==> flow/design.v <==
module cntwithen #(
    parameter BITWIDTH = 4  
) (
    input wire iClk,  
    input wire iRstN,  
    input wire iEn, 
    input wire iClr, 
    output reg [BITWIDTH - 1:0] oCnt
);
    always@(posedge iClk or negedge iRstN) begin
        if(~iRstN) begin
            oCnt <= 0;
        end else begin
            if(iClr) begin
                oCnt <= 0;
            end else begin
                oCnt <= oCnt + iEn;
            end
        end
    end
endmodule
module lsz # (
    parameter BITWIDTH = 4,
    parameter LOGBITWIDTH = $clog2(BITWIDTH)  
) (
    input wire [BITWIDTH - 1: 0] iGrey,  
    output wire [BITWIDTH - 1: 0] oOneHot,  
    output reg [LOGBITWIDTH - 1: 0] lszIdx  
);
    wire [BITWIDTH - 1: 0] tc;  
    genvar i;
    assign tc[0] = ~iGrey[0]; 
    generate 
        for (i = 1; i < BITWIDTH; i = i + 1) begin
            assign tc[i] = tc[i - 1] | ~iGrey[i];
        end
    endgenerate
    genvar j;
    assign oOneHot[0] = tc[0];
    generate 
        for(j = 1; j < BITWIDTH; j = j + 1) begin
            assign oOneHot[j] = tc[j - 1] ^ tc[j];
        end
    endgenerate
    always@(*) begin
        case(oOneHot)
            'd1 : lszIdx = 'd0;
            'd2 : lszIdx = 'd1;
            'd4 : lszIdx = 'd2;
            'd8 : lszIdx = 'd3;
            'd16 : lszIdx = 'd4;
            'd32 : lszIdx = 'd5;
            'd64 : lszIdx = 'd6;
            'd128 : lszIdx = 'd7;
            'd256 : lszIdx = 'd8;
            'd512 : lszIdx = 'd9;
            default : lszIdx = 'd0;
        endcase
    end
endmodule
module sobolrng_core #(
    parameter BITWIDTH = 8
) (
    input wire iClk,  
    input wire iRstN,  
    input wire iEn,
    input wire iClr,
    input wire [BITWIDTH - 1: 0] iOneHot,  
    input wire [BITWIDTH*BITWIDTH - 1: 0] dirVec,
    output reg [BITWIDTH - 1: 0] oRand  
);
    wire [BITWIDTH * BITWIDTH - 1: 0] orVec;
    wire [BITWIDTH - 1: 0] vec;
    assign orVec[BITWIDTH - 1: 0] = iOneHot[0] ? dirVec[BITWIDTH - 1: 0] : 0;
    genvar i;
    generate 
        for(i = 1; i < BITWIDTH; i = i + 1) begin
            assign orVec[(i+1)*BITWIDTH-1:i*BITWIDTH] = orVec[i*BITWIDTH-1:(i-1)*BITWIDTH] | (iOneHot[i] ? dirVec[(i+1)*BITWIDTH-1 : i*BITWIDTH] : 0);
        end
    endgenerate
    assign vec = orVec[BITWIDTH*BITWIDTH - 1: (BITWIDTH-1)*BITWIDTH];
    always@(posedge iClk or negedge iRstN) begin
        if(~iRstN) begin
            oRand <= 0;
        end else begin
            if(iClr) begin
                oRand <= 0;
            end else begin
                if(iEn) begin
                    oRand <= oRand ^ vec;
                end else begin 
                    oRand <= oRand;
                end 
            end 
        end
    end
endmodule
module sobolrng #(
    parameter BITWIDTH = 8
) (
    input wire iClk,  
    input wire iRstN,  
    input wire iEn, 
    input wire iClr, 
    output wire [BITWIDTH - 1: 0] sobolseq
);
    wire [BITWIDTH - 1: 0] cntNum;
    wire [BITWIDTH - 1: 0] oneHot;
    wire [BITWIDTH*BITWIDTH - 1: 0] dirVec;
    cntwithen #(
        .BITWIDTH(BITWIDTH)
    ) u_cntwithen (
        .iClk(iClk),
        .iRstN(iRstN),
        .iEn(iEn),
        .iClr(iClr),
        .oCnt(cntNum)
    );
    lsz #(
        .BITWIDTH(BITWIDTH)
    ) u_lsz (
        .iGrey(cntNum),
        .oOneHot(oneHot),
        .lszIdx()
    );
        assign dirVec[1*BITWIDTH-1 : 0*BITWIDTH] = 'd128;
        assign dirVec[2*BITWIDTH-1 : 1*BITWIDTH] = 'd64;
        assign dirVec[3*BITWIDTH-1 : 2*BITWIDTH] = 'd32;
        assign dirVec[4*BITWIDTH-1 : 3*BITWIDTH] = 'd16;
        assign dirVec[5*BITWIDTH-1 : 4*BITWIDTH] = 'd8;
        assign dirVec[6*BITWIDTH-1 : 5*BITWIDTH] = 'd4;
        assign dirVec[7*BITWIDTH-1 : 6*BITWIDTH] = 'd2;
        assign dirVec[8*BITWIDTH-1 : 7*BITWIDTH] = 'd1;
    sobolrng_core #(
        .BITWIDTH(BITWIDTH)
    ) u_sobolrng_core (
        .iClk(iClk),
        .iRstN(iRstN),
        .iEn(iEn),
        .iClr(iClr),
        .iOneHot(oneHot),
        .dirVec(dirVec),
        .oRand(sobolseq)
    );
endmodule
module parallelcnt (
    input wire iClk,
    input wire iRstN,
    input wire iA,
    input wire iB,
    output wire [1:0] oC
);
    assign oC = iA + iB;
endmodule
module uSADD #(
    parameter BINPUT = 2
) (
    input wire iClk,
    input wire iRstN, 
    input wire iA,
    input wire iB,
    output wire oC
);
    wire [BINPUT-1:0] PCout;
    reg [1:0] acc;
    parallelcnt u_parallelcnt (
        .iClk(iClk),
        .iRstN(iRstN),
        .iA(iA),
        .iB(iB),
        .oC(PCout)
    );
    always@(posedge iClk or negedge iRstN) begin
        if(~iRstN) begin
            acc <= 0;
        end else begin
            acc <= acc[0] + PCout;
        end
    end
    assign oC = acc[1];
endmodule
module uSSUB #(
    parameter BINPUT = 2
) (
    input wire iClk,
    input wire iRstN, 
    input wire iA,
    input wire iB,
    output wire oC
);
    wire [BINPUT-1:0] PCout;
    reg [1:0] acc;
    parallelcnt u_parallelcnt (
        .iClk(iClk),
        .iRstN(iRstN),
        .iA(iA),
        .iB(~iB),
        .oC(PCout)
    );
    always@(posedge iClk or negedge iRstN) begin
        if(~iRstN) begin
            acc <= 0;
        end else begin
            acc <= acc[0] + PCout;
        end
    end
    assign oC = acc[1];
endmodule
module uMUL_bi #(
    parameter BITWIDTH = 8
) (
    input wire iClk,
    input wire iRstN,
    input wire iA,
    input wire [BITWIDTH - 1: 0] iB,
    input wire loadB,
    input wire iClr,
    output reg oMult
);
    reg [BITWIDTH-1:0] iB_buff;  
    wire [BITWIDTH-1:0] sobolseqIn;
    wire [BITWIDTH-1:0] sobolseq;
    wire andTop;
    wire andBot;
    wire iA_inv = ~iA;
    always@(posedge iClk or negedge iRstN) begin
        if(~iRstN) begin
            iB_buff <= 0;
        end else begin
            if(loadB) begin
                iB_buff <= iB;
            end else begin
                iB_buff <= iB_buff;
            end
        end
    end
    sobolrng #(
        .BITWIDTH(BITWIDTH)
    ) u_sobolrngTop (
        .iClk(iClk),
        .iRstN(iRstN),
        .iEn(iA_inv), 
        .iClr(iClr),
        .sobolseq(sobolseqIn)
    );
    sobolrng #(
        .BITWIDTH(BITWIDTH)
    ) u_sobolrngBot (
        .iClk(iClk),
        .iRstN(iRstN),
        .iEn(iA), 
        .iClr(iClr),
        .sobolseq(sobolseq)
    );
    assign andTop = iA_inv & ~(iB_buff > sobolseqIn);
    assign andBot = iA & (iB_buff > sobolseq);
    always@(*) begin
        oMult <= andTop | andBot;
    end
endmodule
module uButterfly #(
    parameter BITWIDTH = 8,
              BINPUT = 2
) (
    input wire iClk,
    input wire iRstN,
    input wire loadW,
    input wire iClr,
    input wire iReal0,
    input wire iImg0,
    input wire iReal1,
    input wire iImg1,
    input wire [BITWIDTH-1:0] iwReal,
    input wire [BITWIDTH-1:0] iwImg,
    output wire oReal0,
    output wire oImg0,
    output wire oReal1,
    output wire oImg1
);
    wire eq_Real1_x_wReal;
    wire eq_Real1_x_wImg;
    wire eq_Img1_x_wReal;
    wire eq_Img1_x_wImg;
    wire scalerReal0;
    wire scalerImg0;
    wire real_eq;
    wire img_eq;
    reg biZero;
    always@(posedge iClk or negedge iRstN) begin
        if(~iRstN) begin 
            biZero <= 0;
        end else begin
            biZero <= ~biZero;
        end
    end
    uMUL_bi #(
        .BITWIDTH(BITWIDTH)
    )u_uMUL_bi_Real1_x_wReal (
        .iClk(iClk),
        .iRstN(iRstN),
        .iA(iReal1),
        .iB(iwReal),
        .loadB(loadW),
        .iClr(iClr),
        .oMult(eq_Real1_x_wReal)
    );
    uMUL_bi #(
        .BITWIDTH(BITWIDTH)
    ) u_uMUL_bi_Real1_x_wImg (
        .iClk(iClk),
        .iRstN(iRstN),
        .iA(iReal1),
        .iB(iwImg),
        .loadB(loadW),
        .iClr(iClr),
        .oMult(eq_Real1_x_wImg)
    );
    uMUL_bi #(
        .BITWIDTH(BITWIDTH)
    ) u_uMUL_bi_Img1_x_wReal (
        .iClk(iClk),
        .iRstN(iRstN),
        .iA(iImg1),
        .iB(iwReal),
        .loadB(loadW),
        .iClr(iClr),
        .oMult(eq_Img1_x_wReal)
    );
    uMUL_bi #(
        .BITWIDTH(BITWIDTH)
    ) u_uMUL_bi_Img1_x_wImg (
        .iClk(iClk),
        .iRstN(iRstN),
        .iA(iImg1),
        .iB(iwImg),
        .loadB(loadW),
        .iClr(iClr),
        .oMult(eq_Img1_x_wImg)
    );
    uSSUB #(
        .BINPUT(BINPUT)
    ) u_uSSUB_realeq (
        .iClk(iClk),
        .iRstN(iRstN),
        .iA(eq_Real1_x_wReal),
        .iB(eq_Img1_x_wImg),
        .oC(real_eq)
    );
    uSADD #(
        .BINPUT(BINPUT)
    ) u_uSADD_imgeq (
        .iClk(iClk),
        .iRstN(iRstN),
        .iA(eq_Real1_x_wImg),
        .iB(eq_Img1_x_wReal),
        .oC(img_eq) 
    );
    uSADD #(
        .BINPUT(BINPUT)
    ) u_uSADD_scalerReal (
        .iClk(iClk),
        .iRstN(iRstN),
        .iA(iReal0),
        .iB(biZero),
        .oC(scalerReal0)
    );
    uSADD #(
        .BINPUT(BINPUT)
    ) uSADD_scalerImg (
        .iClk(iClk),
        .iRstN(iRstN),
        .iA(iImg0),
        .iB(biZero),
        .oC(scalerImg0)
    );
    uSADD #(
        .BINPUT(BINPUT)
    ) u_uSADD_oReal0 (
        .iClk(iClk),
        .iRstN(iRstN),
        .iA(scalerReal0),
        .iB(real_eq),
        .oC(oReal0) 
    );
    uSADD #(
        .BINPUT(BINPUT)
    ) u_uSADD_oImg0 (
        .iClk(iClk),
        .iRstN(iRstN),
        .iA(scalerImg0),
        .iB(img_eq),
        .oC(oImg0) 
    );
    uSSUB #(
        .BINPUT(BINPUT)
    ) u_uSSUB_oReal1 (
        .iClk(iClk),
        .iRstN(iRstN),
        .iA(scalerReal0),
        .iB(real_eq),
        .oC(oReal1) 
    );
    uSSUB #(
        .BINPUT(BINPUT)
    ) u_uSSUB_oImg1 (
        .iClk(iClk),
        .iRstN(iRstN),
        .iA(scalerImg0),
        .iB(img_eq),
        .oC(oImg1) 
    );
endmodule
module uSFFT #(
    parameter BITWIDTH = 8,
    parameter BINPUT = 2
) (
    input wire iClk,
    input wire iRstN,
    input wire loadW,
    input wire iClr,
    input wire iAReal0,
    input wire iAImg0,
    input wire iAReal1,
    input wire iAImg1,
    input wire iBReal0,
    input wire iBImg0,
    input wire iBReal1,
    input wire iBImg1,
    input wire [BITWIDTH-1:0] iwReal,
    input wire [BITWIDTH-1:0] iwImg,
    output wire oCReal0,
    output wire oCImg0,
    output wire oCReal1,
    output wire oCImg1,
    output wire oDReal0,
    output wire oDImg0,
    output wire oDReal1,
    output wire oDImg1
);
    wire mid1_Real0;
    wire mid1_Img0;
    wire mid1_Real1;
    wire mid1_Img1;
    wire mid2_Real0;
    wire mid2_Img0;
    wire mid2_Real1;
    wire mid2_Img1;
    uButterfly #(
        .BITWIDTH(BITWIDTH),
        .BINPUT(BINPUT)
    ) u_uButterfly_in1 (
        .iClk(iClk),
        .iRstN(iRstN),
        .loadW(loadW),
        .iClr(iClr),
        .iReal0(iAReal0),
        .iImg0(iAImg0),
        .iReal1(iAReal1),
        .iImg1(iAImg1),
        .iwReal(iwReal),
        .iwImg(iwImg),
        .oReal0(mid1_Real0),
        .oImg0(mid1_Img0),
        .oReal1(mid1_Real1),
        .oImg1(mid1_Img1)
    );
    uButterfly #(
        .BITWIDTH(BITWIDTH),
        .BINPUT(BINPUT)
    ) u_uButterfly_in2 (
        .iClk(iClk),
        .iRstN(iRstN),
        .loadW(loadW),
        .iClr(iClr),
        .iReal0(iBReal0),
        .iImg0(iBImg0),
        .iReal1(iBReal1),
        .iImg1(iBImg1),
        .iwReal(iwReal),
        .iwImg(iwImg),
        .oReal0(mid2_Real0),
        .oImg0(mid2_Img0),
        .oReal1(mid2_Real1),
        .oImg1(mid2_Img1)
    );
    uButterfly #(
        .BITWIDTH(BITWIDTH),
        .BINPUT(BINPUT)
    ) u_uButterfly_out13 (
        .iClk(iClk),
        .iRstN(iRstN),
        .loadW(loadW),
        .iClr(iClr),
        .iReal0(mid1_Real0),
        .iImg0(mid1_Img0),
        .iReal1(mid2_Real0),
        .iImg1(mid2_Img0),
        .iwReal(iwReal),
        .iwImg(iwImg),
        .oReal0(oCReal0),
        .oImg0(oCImg0),
        .oReal1(oCReal1),
        .oImg1(oCImg1)
    );
    uButterfly #(
        .BITWIDTH(BITWIDTH),
        .BINPUT(BINPUT)
    ) u_uButterfly_out24 (
        .iClk(iClk),
        .iRstN(iRstN),
        .loadW(loadW),
        .iClr(iClr),
        .iReal0(mid1_Real1),
        .iImg0(mid1_Img1),
        .iReal1(mid2_Real1),
        .iImg1(mid2_Img1),
        .iwReal(iwReal),
        .iwImg(iwImg),
        .oReal0(oDReal0),
        .oImg0(oDImg0),
        .oReal1(oDReal1),
        .oImg1(oDImg1)
    );
endmodule
From RTL to reports: uSFFT

What the tools print for uSFFT, step after step.
Line numbers count from 1 in the design file above.
Not given: --

Design top: uSFFT
Clock: iClk
Library: sky130hd
Timing corner: tt_025C_1v80

After elaboration

Counts by Yosys on the flattened word-level netlist (proc, flatten, opt, wreduce; memories kept). Register bits leave out memories and registers merged into their read ports (data or address). Print and check cells are left out. Cells with the same type and inputs are merged into one.

Bits in registers: 596
Input port bits: 28
Output and inout bits: 8

Add/subtract/negate cells: 96
Magnitude comparators: 32
Eq/ne operators: 8
Muxes and demuxes: 352
Bitwise logic cells: 1,048
Reductions and logical operators: 8

Operator list:

| cell                                   | number |
| 8-bit 2-to-1 mux                       | 128 |
| 1-bit NOT                              | 296 |
| 8-bit by 1-bit adder with 8-bit output | 32 |
| 8-bit by 1-bit OR with 8-bit output    | 32 |
| 8-bit by 2-bit OR with 8-bit output    | 32 |
| 8-bit by 3-bit OR with 8-bit output    | 32 |
| 8-bit by 4-bit OR with 8-bit output    | 32 |
| 8-bit by 5-bit OR with 8-bit output    | 32 |
| 8-bit by 6-bit OR with 8-bit output    | 32 |
| 8-bit by 7-bit OR with 8-bit output    | 32 |
| 8-bit > comparator                     | 32 |
| 8-bit bitwise XOR                      | 32 |
| 1-bit OR                               | 240 |
| 1-bit bitwise XOR                      | 224 |
| 7-bit 2-to-1 mux                       | 32 |
| 6-bit 2-to-1 mux                       | 32 |
| 5-bit 2-to-1 mux                       | 32 |
| 4-bit 2-to-1 mux                       | 32 |
| 3-bit 2-to-1 mux                       | 32 |
| 1-bit by 1-bit adder with 2-bit output | 32 |
| 1-bit by 2-bit adder with 2-bit output | 32 |
| 2-bit 2-to-1 mux                       | 32 |
| 1-bit bitwise AND                      | 32 |
| 1-bit 2-to-1 mux                       | 32 |
| 2-bit != test with constant B          | 8 |
| 2-bit nonzero test                     | 8 |

Logic depth

Longest topological path by Yosys (ltp), each cell counted once; first at word level (registers and memories cut), then after technology mapping (sequential cells cut; the memories' decode and read muxes count).

Word-level depth: 14
ABC_AREA: 0
Gate-level depth with buffers: 9

Netlist

The flow's flattened synthesis, as Yosys stat reports it; memories are mapped. The netlist is that of the ABC_AREA named above (0 if unset); the other value can give another one.

Cells by type:

| cell type                 | number | total area (µm²) |
| sky130_fd_sc_hd__dfrtp_1  | 596    | 1.49E+04 |
| sky130_fd_sc_hd__ha_1     | 320    | 4,003.84 |
| sky130_fd_sc_hd__xnor2_1  | 212    | 1.86E+03 |
| sky130_fd_sc_hd__nor2_1   | 336    | 1,261.21 |
| sky130_fd_sc_hd__inv_1    | 287    | 1.08E+03 |
| sky130_fd_sc_hd__a21oi_1  | 197    | 985.946 |
| sky130_fd_sc_hd__or3_1    | 142    | 888.352 |
| sky130_fd_sc_hd__o21ai_0  | 169    | 845.811 |
| sky130_fd_sc_hd__xor2_1   | 95     | 832.048 |
| sky130_fd_sc_hd__fa_1     | 32     | 640.614 |
| sky130_fd_sc_hd__nor2b_1  | 102    | 638.112 |
| sky130_fd_sc_hd__nand4_1  | 87     | 544.272 |
| sky130_fd_sc_hd__nor3b_1  | 72     | 540.518 |
| sky130_fd_sc_hd__nand3_1  | 102    | 510.49 |
| sky130_fd_sc_hd__nand2_1  | 101    | 379.114 |
| sky130_fd_sc_hd__nor3_1   | 68     | 340.326 |
| sky130_fd_sc_hd__o211ai_1 | 31     | 232.723 |
| sky130_fd_sc_hd__clkbuf_1 | 61     | 228.97 |

Not listed: further types 31, cells in them 209.

Mapped cells: 3,219
Synthesis area: 32,471.1 µm²
Sequential part of the area: 14,914.3 µm²
Flip-flop cells: 596

The figures by module come from a second, unflattened synthesis with its own total; it is not the netlist above.

Cell total of the unflattened synthesis: 5,748
Area (unflattened synthesis): 53,951.7 µm²

Each row is one instance without its submodules.

By module:

| module                     | instances | cells | area (µm²) | sequential area (µm²) |
| sobolrng_core (BITWIDTH=8) | 32        | 82    | 759.5      | 200.2 |
| cntwithen (BITWIDTH=8)     | 32        | 34    | 364.1      | 200.2 |
| uMUL_bi (BITWIDTH=8)       | 16        | 74    | 694.4      | 200.2 |
| lsz (BITWIDTH=8)           | 32        | 19    | 118.9      | 0.0 |
| uSADD (BINPUT=2)           | 20        | 4     | 71.3       | 50.0 |
| uSSUB (BINPUT=2)           | 12        | 5     | 75.1       | 50.0 |
| parallelcnt                | 32        | 1     | 12.5       | 0.0 |
| sobolrng (BITWIDTH=8)      | 32        | 2     | 7.5        | 0.0 |
| uButterfly                 | 4         | 2     | 28.8       | 25.0 |
| uSFFT                      | 1         | 0     | 0.0        | 0.0 |

Timing after synthesis

Source: OpenSTA report_checks on the synthesized netlist (no wires, ideal clock, input and output delay 20% of the period each), path of least setup slack; recovery checks are left aside. Register names are those of the netlist, which keeps one name where synthesis merged equal registers.

Path kind: flip-flop to flip-flop
From: register (name not given)
To: register u_uButterfly_out13.u_uSSUB_realeq.acc[0]
Clock period: 4.0 ns
Setup time: 0.114 ns
Arrival: 2.473 ns
Data required time: 3.886 ns
Setup slack: 1.413 ns
Path delay: 2.587 ns
Stages on the path: 8
Buffers on the path: 0
Period reached after synthesis: 2.587 ns

"path delay" = arrival - input delay + setup time.
"stages on the path": output pins that drive a net of the path, with the launching flip-flop's if there is one; two outputs of one cell count as two.
"period reached after synthesis" is the clock period less the worst setup slack; recovery checks do not enter. This is arithmetic on one report: input and output delays are still those of the set period (20% each).
Between the ends stands the longest chain of elaborated cells between them, by number of cells; it is not shown to be the way that was timed. Of several equally long chains one is given.
Each line given opens the expression or statement behind the cell; cells for indexed reads and writes are added by Yosys, which also makes memories of some case tables.

Cells stage by stage: sky130_fd_sc_hd__dfrtp_1 sky130_fd_sc_hd__ha_1 sky130_fd_sc_hd__a211oi_1 sky130_fd_sc_hd__nor2_1 sky130_fd_sc_hd__o221a_2 sky130_fd_sc_hd__or4_1 sky130_fd_sc_hd__fa_1 sky130_fd_sc_hd__inv_1
Length of the longest elaborated chain: 7
Elaborated cells on any way between the ends: 9
Classes of those cells: add/sub: 2; compare: 2; logic: 5

Ends and longest elaborated chain, after synthesis:

| what                                   | line | source |
| 8-bit > comparator                     | 255  | `assign andTop = iA_inv & ~(iB_buff > sobolseqIn);` |
| 1-bit NOT                              | 255  |  |
| 1-bit bitwise AND                      | 255  |  |
| 1-bit OR                               | 258  | `oMult <= andTop \| andBot;` |
| 1-bit NOT                              | 197  | `.iB(~iB),` |
| 1-bit by 1-bit adder with 2-bit output | 153  | `assign oC = iA + iB;` |
| 1-bit by 2-bit adder with 2-bit output | 204  | `acc <= acc[0] + PCout;` |
| to (assign)                            | 202  | `acc <= 0;` |
| to (assign)                            | 204  |  |
| to (decl)                              | 192  | `reg [1:0] acc;` |

Worst path after layout

From the final timing report of run 1: the path of least setup slack in the routed layout; clock arrival at registers is part of the times.

Path kind: flip-flop to flip-flop
From: register (name not given)
To: register u_uButterfly_out24.u_uSADD_imgeq.acc[0]
Clock period: 5.08 ns
Setup time: 0.13 ns
Arrival: 3.73 ns
Data required time: 5.61 ns
Setup slack: 1.87 ns
Stages on the path: 8
Buffers on the path: 1

Between the ends stands the longest chain of elaborated cells between them, by number of cells; it is not shown to be the way that was timed. Of several equally long chains one is given.

Cells stage by stage: sky130_fd_sc_hd__dfrtp_1 sky130_fd_sc_hd__buf_4 sky130_fd_sc_hd__ha_1 sky130_fd_sc_hd__o21ai_0 sky130_fd_sc_hd__nor2_1 sky130_fd_sc_hd__o221a_2 sky130_fd_sc_hd__or4_1 sky130_fd_sc_hd__fa_1
Length of the longest elaborated chain: 6
Elaborated cells on any way between the ends: 8
Classes of those cells: add/sub: 2; compare: 2; logic: 4

Ends and longest elaborated chain, post-layout:

| what                                   | line | source |
| 8-bit > comparator                     | 255  | `assign andTop = iA_inv & ~(iB_buff > sobolseqIn);` |
| 1-bit NOT                              | 255  |  |
| 1-bit bitwise AND                      | 255  |  |
| 1-bit OR                               | 258  | `oMult <= andTop \| andBot;` |
| 1-bit by 1-bit adder with 2-bit output | 153  | `assign oC = iA + iB;` |
| 1-bit by 2-bit adder with 2-bit output | 177  | `acc <= acc[0] + PCout;` |
| to (assign)                            | 175  | `acc <= 0;` |
| to (assign)                            | 177  |  |
| to (decl)                              | 165  | `reg [1:0] acc;` |

--- measured runs ---
Below are 6 stored runs of the flow (Yosys, OpenROAD; platform sky130hd) on uSFFT, each with its settings and what was measured, unordered. Constraints: input delay and output delay 20% of the set period each, output load 0.01 pF.
"allowed time less slack (worst setup path)" is the time allowed to the run's worst setup path (the clock period less input and output delay, where it has them) less its slack. Clock arrival times count: a late capture clock shortens it, a late launch clock lengthens it.
"overall power": no workload was simulated; the value follows from the tool's default switching activity.
A setting shown as n/a is not set for that run.

| item                                            | run 1                  | run 2                  | run 3                  | run 4                   | run 5                  | run 6                  |
| CAP_MARGIN                                      | 30                     | 25                     | 35                     | 30                      | 35                     | 20                     |
| CORE_ASPECT_RATIO                               | 1.61                   | 1.37                   | 1.12                   | 1.61                    | 1.12                   | 1.55                   |
| CORE_MARGIN                                     | 8                      | 2                      | 10                     | 8                       | 10                     | 4                      |
| CORE_UTILIZATION                                | 24                     | 67                     | 55                     | 24                      | 55                     | 64                     |
| CTS_CLUSTER_SIZE                                | 93                     | n/a                    | 96                     | 93                      | 96                     | n/a                    |
| GPL_TIMING_DRIVEN                               | 1                      | n/a                    | 0                      | 0                       | 0                      | n/a                    |
| MAX_ROUTING_LAYER                               | met4                   | n/a                    | met4                   | met4                    | met5                   | n/a                    |
| MIN_ROUTING_LAYER                               | met2                   | n/a                    | n/a                    | met2                    | n/a                    | n/a                    |
| PLACE_DENSITY_LB_ADDON                          | 0.13                   | n/a                    | n/a                    | 0.13                    | n/a                    | 0.2                    |
| SLEW_MARGIN                                     | 35                     | 20                     | 20                     | 35                      | 20                     | 10                     |
| TNS_END_PERCENT                                 | 5                      | n/a                    | 90                     | 5                       | 90                     | n/a                    |
| period_ns                                       | 5.08                   | 2.48                   | 4.18                   | 4.0                     | 4.18                   | 2.27                   |
| HOLD_SLACK_MARGIN                               | n/a                    | -0.06                  | n/a                    | n/a                     | n/a                    | n/a                    |
| SETUP_SLACK_MARGIN                              | n/a                    | 0.68                   | -0.12                  | n/a                     | -0.12                  | n/a                    |
| ABC_AREA                                        | n/a                    | n/a                    | 0                      | n/a                     | 0                      | n/a                    |
| CELL_PAD_IN_SITES_DETAIL_PLACEMENT              | n/a                    | n/a                    | 1                      | n/a                     | 0                      | n/a                    |
| CTS_CLUSTER_DIAMETER                            | n/a                    | n/a                    | 54                     | n/a                     | 54                     | n/a                    |
| GPL_ROUTABILITY_DRIVEN                          | n/a                    | n/a                    | 0                      | n/a                     | 0                      | n/a                    |
| PLACE_DENSITY                                   | n/a                    | n/a                    | 0.57                   | n/a                     | 0.57                   | n/a                    |
| worst slack on setup checks (ns)                | 1.872                  | -0.135                 | 0.956                  | 0.848                   | 1.011                  | -0.286                 |
| overall power (mW)                              | 13.750                 | 28.753                 | 16.185                 | 18.063                  | 15.614                 | 29.964                 |
| utilization of the finished layout (%)          | 27.9                   | 80.1                   | 61.7                   | 28.2                    | 61.5                   | 75.5                   |
| standard-cell area of the final layout (µm²)    | 37,574.8               | 38,434.4               | 36,154.7               | 37,990.2                | 36,014.5               | 37,846.3               |
| allowed time less slack (worst setup path) (ns) | 3.21                   | 2.61                   | 3.22                   | 2.35                    | 3.17                   | 2.56                   |
| critical path type                              | flip-flop to flip-flop | flip-flop to flip-flop | flip-flop to flip-flop | input port to flip-flop | flip-flop to flip-flop | flip-flop to flip-flop |
| chip area after synthesis (Yosys) (µm²)         | 32,471.1               | 32,471.1               | 32,471.1               | 32,471.1                | 32,471.1               | 32,471.1               |
| area inside the die boundary (µm²)              | 147,657.0              | 50,263.8               | 69,172.6               | 147,657.0               | 69,172.6               | 54,490.2               |
--- end ---
